==> flow/design.v <==
module ALU (A, B, ALU_Sel, ALU_Out, Carryout, Overflow);
parameter ADD  = 0;
parameter SUB  = 1;
parameter MUL_HIGH = 2;
parameter MUL_LOW = 3;
input [31:0] A;
input [31:0] B;
input [3:0] ALU_Sel;
output [31:0] ALU_Out;
output Carryout;
output Overflow;
reg[31:0] ALU_32Result;
reg[63:0] ALU_64Result;
always @(*)
begin
    ALU_32Result = 32'h00000000;
    ALU_64Result = 64'h0000000000000000;
    case(ALU_Sel)
        ADD:        ALU_32Result = A + B;
        SUB:        ALU_32Result = A - B;
        MUL_HIGH:	ALU_64Result = A * B;
        MUL_LOW:	ALU_64Result = A * B;
        default:
        begin
            ALU_32Result = 32'h00000000;
            ALU_64Result = 64'h0000000000000000;
        end
    endcase
end
assign ALU_Out = (ALU_Sel == MUL_LOW)? ALU_64Result[31:0]: (ALU_Sel == MUL_HIGH)? ALU_64Result[63:32]:ALU_32Result[31:0];
assign Carryout = 1'b0;
assign Overflow = 1'b0;
endmodule
module alu_top (
    input             clk,
    input      [31:0] A,
    input      [31:0] B,
    input      [3:0]  ALU_Sel,
    output reg [31:0] ALU_Out,
    output reg        Carryout,
    output reg        Overflow
);
reg [31:0] a_q, b_q;
reg [3:0]  sel_q;
wire [31:0] out_d;
wire        carry_d, ovf_d;
ALU u_alu (
    .A(a_q), .B(b_q), .ALU_Sel(sel_q),
    .ALU_Out(out_d), .Carryout(carry_d), .Overflow(ovf_d)
);
always @(posedge clk) begin
    a_q      <= A;
    b_q      <= B;
    sel_q    <= ALU_Sel;
    ALU_Out  <= out_d;
    Carryout <= carry_d;
    Overflow <= ovf_d;
end
endmodule
* Reports on alu_top
The steps from the RTL of alu_top to its reports follow in flow order.
Line numbers count from 1 in the design file above.
Library cell names are shortened.
The mark n/a stands for no value.
- Top module :: alu_top
- Clock :: clk
- Cell library :: sky130hd
- Corner :: tt_025C_1v80

* Word level
Source: Yosys, flattened and elaborated, memories not mapped. Widths are those after wreduce; folded enables and synchronous resets count as part of the registers. Registers that Yosys merges into a memory's read port (data or address) are not register bits. Print and check cells do not count. Equal cells are merged and count once.
- Add/subtract/negate cells :: 2
- Multipliers :: 1
- Div/mod/pow operators :: 0
- Order comparisons :: 0
- Equal/unequal tests :: 3
- Shift operators :: 0
- Multiplexer cells :: 3
- Bitwise gates (word level) :: 0
- Reductions and logical operators :: 1
** Operator list (count)
- multiplier 32 x 32 -> 64 bit :: 1
- parallel mux 32 bit (select 2 bit) :: 1
- two-way mux 32 bit :: 2
- adder 32 bit :: 1
- subtractor 32 bit :: 1
- == test 4 x 2 -> 1 bit with constant B :: 2
- == test 4 x 1 -> 1 bit with constant B :: 1
- logical NOT 4 bit :: 1
- Register bits :: 100
- Latch bits :: 0
- Bits in writable memories :: 0
- Memory bits (read-only) :: 0
- Clocked read ports x word width :: 0
- Memories :: 0
- Bits of input ports :: 69
- Output and inout port bits :: 34
- Cells after elaboration :: 14

* Longest topological paths
Depth = most cells in a row (Yosys ltp): at word level without a register or memory, in the mapped netlist without a sequential cell, where the memories' decode and read muxes count.
- Depth in word-level cells :: 4
- ABC_AREA :: 0
- Depth in mapped cells :: 30
- Mapped depth without buffers :: 27

* After synthesis
Source: synth_stat.txt of the flow (Yosys; design flattened, memories mapped). It holds for the ABC_AREA given above (unset counts as 0); a run with the other value may have another netlist.
The area totals of this step are shown rounded.
- Cells in the netlist :: 4257
- Cell area after synthesis :: 38300 sq um
- Area of sequential cells :: 2002 sq um
- Mapped flip-flops :: 100
- Buffer cells :: 263
** Cells by type
- fa_1 :: count 897, total area 1.8E+04 sq um
- ha_1 :: count 296, total area 3.7E+03 sq um
- and2_1 :: count 580, total area 3628.48 sq um
- inv_1 :: count 899, total area 3.37E+03 sq um
- dfxtp_1 :: count 100, total area 2001.92 sq um
- nand2_1 :: count 524, total area 1.97E+03 sq um
- clkbuf_1 :: count 254, total area 953.414 sq um
- a21oi_1 :: count 115, total area 575.552 sq um
- xnor2_1 :: count 58, total area 507.987 sq um
- xor2_1 :: count 49, total area 429.162 sq um
- o21ai_0 :: count 69, total area 345.331 sq um
- a21o_1 :: count 45, total area 337.824 sq um
- nor2_1 :: count 58, total area 217.709 sq um
- a22oi_1 :: count 22, total area 165.158 sq um
- nand4_1 :: count 25, total area 156.4 sq um
- o21bai_1 :: count 18, total area 135.13 sq um
- and3_1 :: count 18, total area 112.608 sq um
- mux2i_1 :: count 11, total area 110.106 sq um
Other cell types: 56; their cells: 219.
By module: a second synthesis without flattening, with its own total; a netlist apart from the flattened one above.
- Cell total of the unflattened synthesis :: 4282
- Area total of the unflattened synthesis :: 38460 sq um
Rows give one instance, submodules left out.
** Modules
- ALU :: instances 1, cells 4180, area 36420 sq um, seq. area 0.0 sq um
- alu_top :: instances 1, cells 102, area 2042 sq um, seq. area 2042 sq um

* Path before layout
Source: OpenSTA report_checks on the synthesized netlist (no wires, ideal clock, input and output delay 20% of the period each), path of least setup slack; recovery checks are left aside. Register names are those of the netlist, which keeps one name where synthesis merged equal registers.
- Kind :: register to register
- Start point :: register b_q[8]
- End point :: register ALU_Out[31]
- Clock period :: 9.0 ns
- Library setup time :: 0.134 ns
- Launch time at the first pin :: 0.000 ns
- Arrival time :: 7.304 ns
- Required time :: 8.866 ns
- Setup slack :: 1.562 ns
- Path delay :: 7.438 ns
- Stages :: 28
- Buffers on the path :: 3
- Synthesis period reached :: 7.438 ns
"path delay" = arrival - input delay + setup time.
"stages": output pins that drive a net of the path, with the launching flip-flop's if there is one; two outputs of one cell count as two.
"synthesis period reached" is the clock period less the worst setup slack; recovery checks do not enter. This is arithmetic on one report: input and output delays are still those of the set period (20% each).
The rows between start and end are the longest chain of elaborated cells between them; the timing report does not say that the signal goes this way. Where chains are equally long, one stands for them.
Each line given opens the expression or statement behind the cell; cells for indexed reads and writes are added by Yosys, which also makes memories of some case tables.
- Cells stage by stage :: dfxtp_1 clkbuf_1 buf_1 nand2_1 fa_1 inv_1 fa_1 inv_1 fa_1 inv_1 fa_1 fa_1 inv_1 fa_1 fa_1 fa_1 inv_1 ha_1 clkbuf_1 a21oi_1 o21ai_0 a221oi_1 o21ai_0 a21oi_1 o31ai_1 a31o_2 nor4b_1 or4_1
- Cells in the longest elaborated chain :: 4
- Elaborated cells between the ends (all ways) :: 6
- Those cells by class :: 2 x add/sub; 1 x mul; 3 x mux
** Ends and longest elaborated chain, after synthesis
- start, declared :: line 43 : reg [31:0] a_q, b_q;
- start, assigned :: line 53 : b_q      <= B;
- subtractor 32 bit :: line 20 : SUB:        ALU_32Result = A - B;
- parallel mux 32 bit (select 2 bit) :: line 18 : case(ALU_Sel)
- two-way mux 32 bit x2 :: line 30 : assign ALU_Out = (ALU_Sel == MUL_LOW)? ALU_64Result[31:0]: (ALU_Sel == MUL_HIGH)? ALU_64Result[63:32]:ALU_32Re ...
- end, assigned :: line 55 : ALU_Out  <= out_d;
- end, declared :: line 39 : output reg [31:0] ALU_Out,

* Path in the finished layout
Path of least setup slack in the final report of flow run B (OpenROAD, finished layout, wires in). Where an end is a register, its clock arrival counts in the times.
- Kind :: register to register
- Start point :: register b_q[11]
- End point :: register ALU_Out[31]
- Clock period :: 9.0 ns
- Library setup time :: 0.12 ns
- Launch time at the first pin :: 0.41 ns
- Arrival time :: 8.77 ns
- Required time :: 9.30 ns
- Setup slack :: 0.53 ns
- Stages :: 21
- Buffers on the path :: 1
The rows between start and end are the longest chain of elaborated cells between them; the timing report does not say that the signal goes this way. Where chains are equally long, one stands for them.
- Cells stage by stage :: dfxtp_1 and2_1 fa_1 fa_1 inv_1 fa_1 fa_1 fa_1 inv_1 fa_1 fa_1 fa_1 ha_1 nand2_1 nor3_1 a41oi_1 buf_4 o31ai_1 a31o_2 nor3_1 or4_1
- Cells in the longest elaborated chain :: 4
- Elaborated cells between the ends (all ways) :: 6
- Those cells by class :: 2 x add/sub; 1 x mul; 3 x mux
** Ends and longest elaborated chain, after layout
- start, declared :: line 43 : reg [31:0] a_q, b_q;
- start, assigned :: line 53 : b_q      <= B;
- subtractor 32 bit :: line 20 : SUB:        ALU_32Result = A - B;
- parallel mux 32 bit (select 2 bit) :: line 18 : case(ALU_Sel)
- two-way mux 32 bit x2 :: line 30 : assign ALU_Out = (ALU_Sel == MUL_LOW)? ALU_64Result[31:0]: (ALU_Sel == MUL_HIGH)? ALU_64Result[63:32]:ALU_32Re ...
- end, assigned :: line 55 : ALU_Out  <= out_d;
- end, declared :: line 39 : output reg [31:0] ALU_Out,

FLOW RESULTS
============

Top module alu_top; platform sky130hd; tools Yosys and OpenROAD; 3 stored runs in no particular order. Input and output delays are each 20% of the period that was set; the output load is 0.01 pF.
"critical setup path time": the worst setup path's part of the clock period (all of it between registers, 20% less for each end at a port) less its slack. A launch clock that arrives late makes it longer, a capture clock that arrives late makes it shorter.
Measured values are rounded.

** Flow run A
- Settings :: CAP_MARGIN=15; CELL_PAD_IN_SITES_DETAIL_PLACEMENT=2; CORE_ASPECT_RATIO=1.03; CORE_UTILIZATION=55; GPL_ROUTABILITY_DRIVEN=0; MAX_ROUTING_LAYER=met4; MIN_ROUTING_LAYER=met1; PLACE_DENSITY=0.55; SLEW_MARGIN=15; TNS_END_PERCENT=50; period_ns=10.2; CORE_MARGIN=2
- Outcome :: not finished: placement ended with error DPL-0033

** Flow run B
- Settings :: CORE_UTILIZATION=40; period_ns=9.0; CAP_MARGIN=20; CORE_MARGIN=2; SLEW_MARGIN=20
- Netlist area reported by Yosys :: 38,300 sq um
- Die footprint :: 98,240 sq um
- Std-cell area (final layout) :: 41,070 sq um
- Setup slack of the worst path :: 0.533 ns
- Critical setup path time :: 8.47 ns
- Worst setup path kind :: register to register

** Flow run C
- Settings :: CAP_MARGIN=15; CORE_ASPECT_RATIO=0.96; CORE_UTILIZATION=32; GPL_ROUTABILITY_DRIVEN=1; GPL_TIMING_DRIVEN=1; PLACE_DENSITY_LB_ADDON=0.06; period_ns=7.93; CORE_MARGIN=2; SLEW_MARGIN=20
- Netlist area reported by Yosys :: 38,300 sq um
- Die footprint :: 122,500 sq um
- Std-cell area (final layout) :: 43,820 sq um
- Setup slack of the worst path :: 0.185 ns
- Critical setup path time :: 7.74 ns
- Worst setup path kind :: register to register
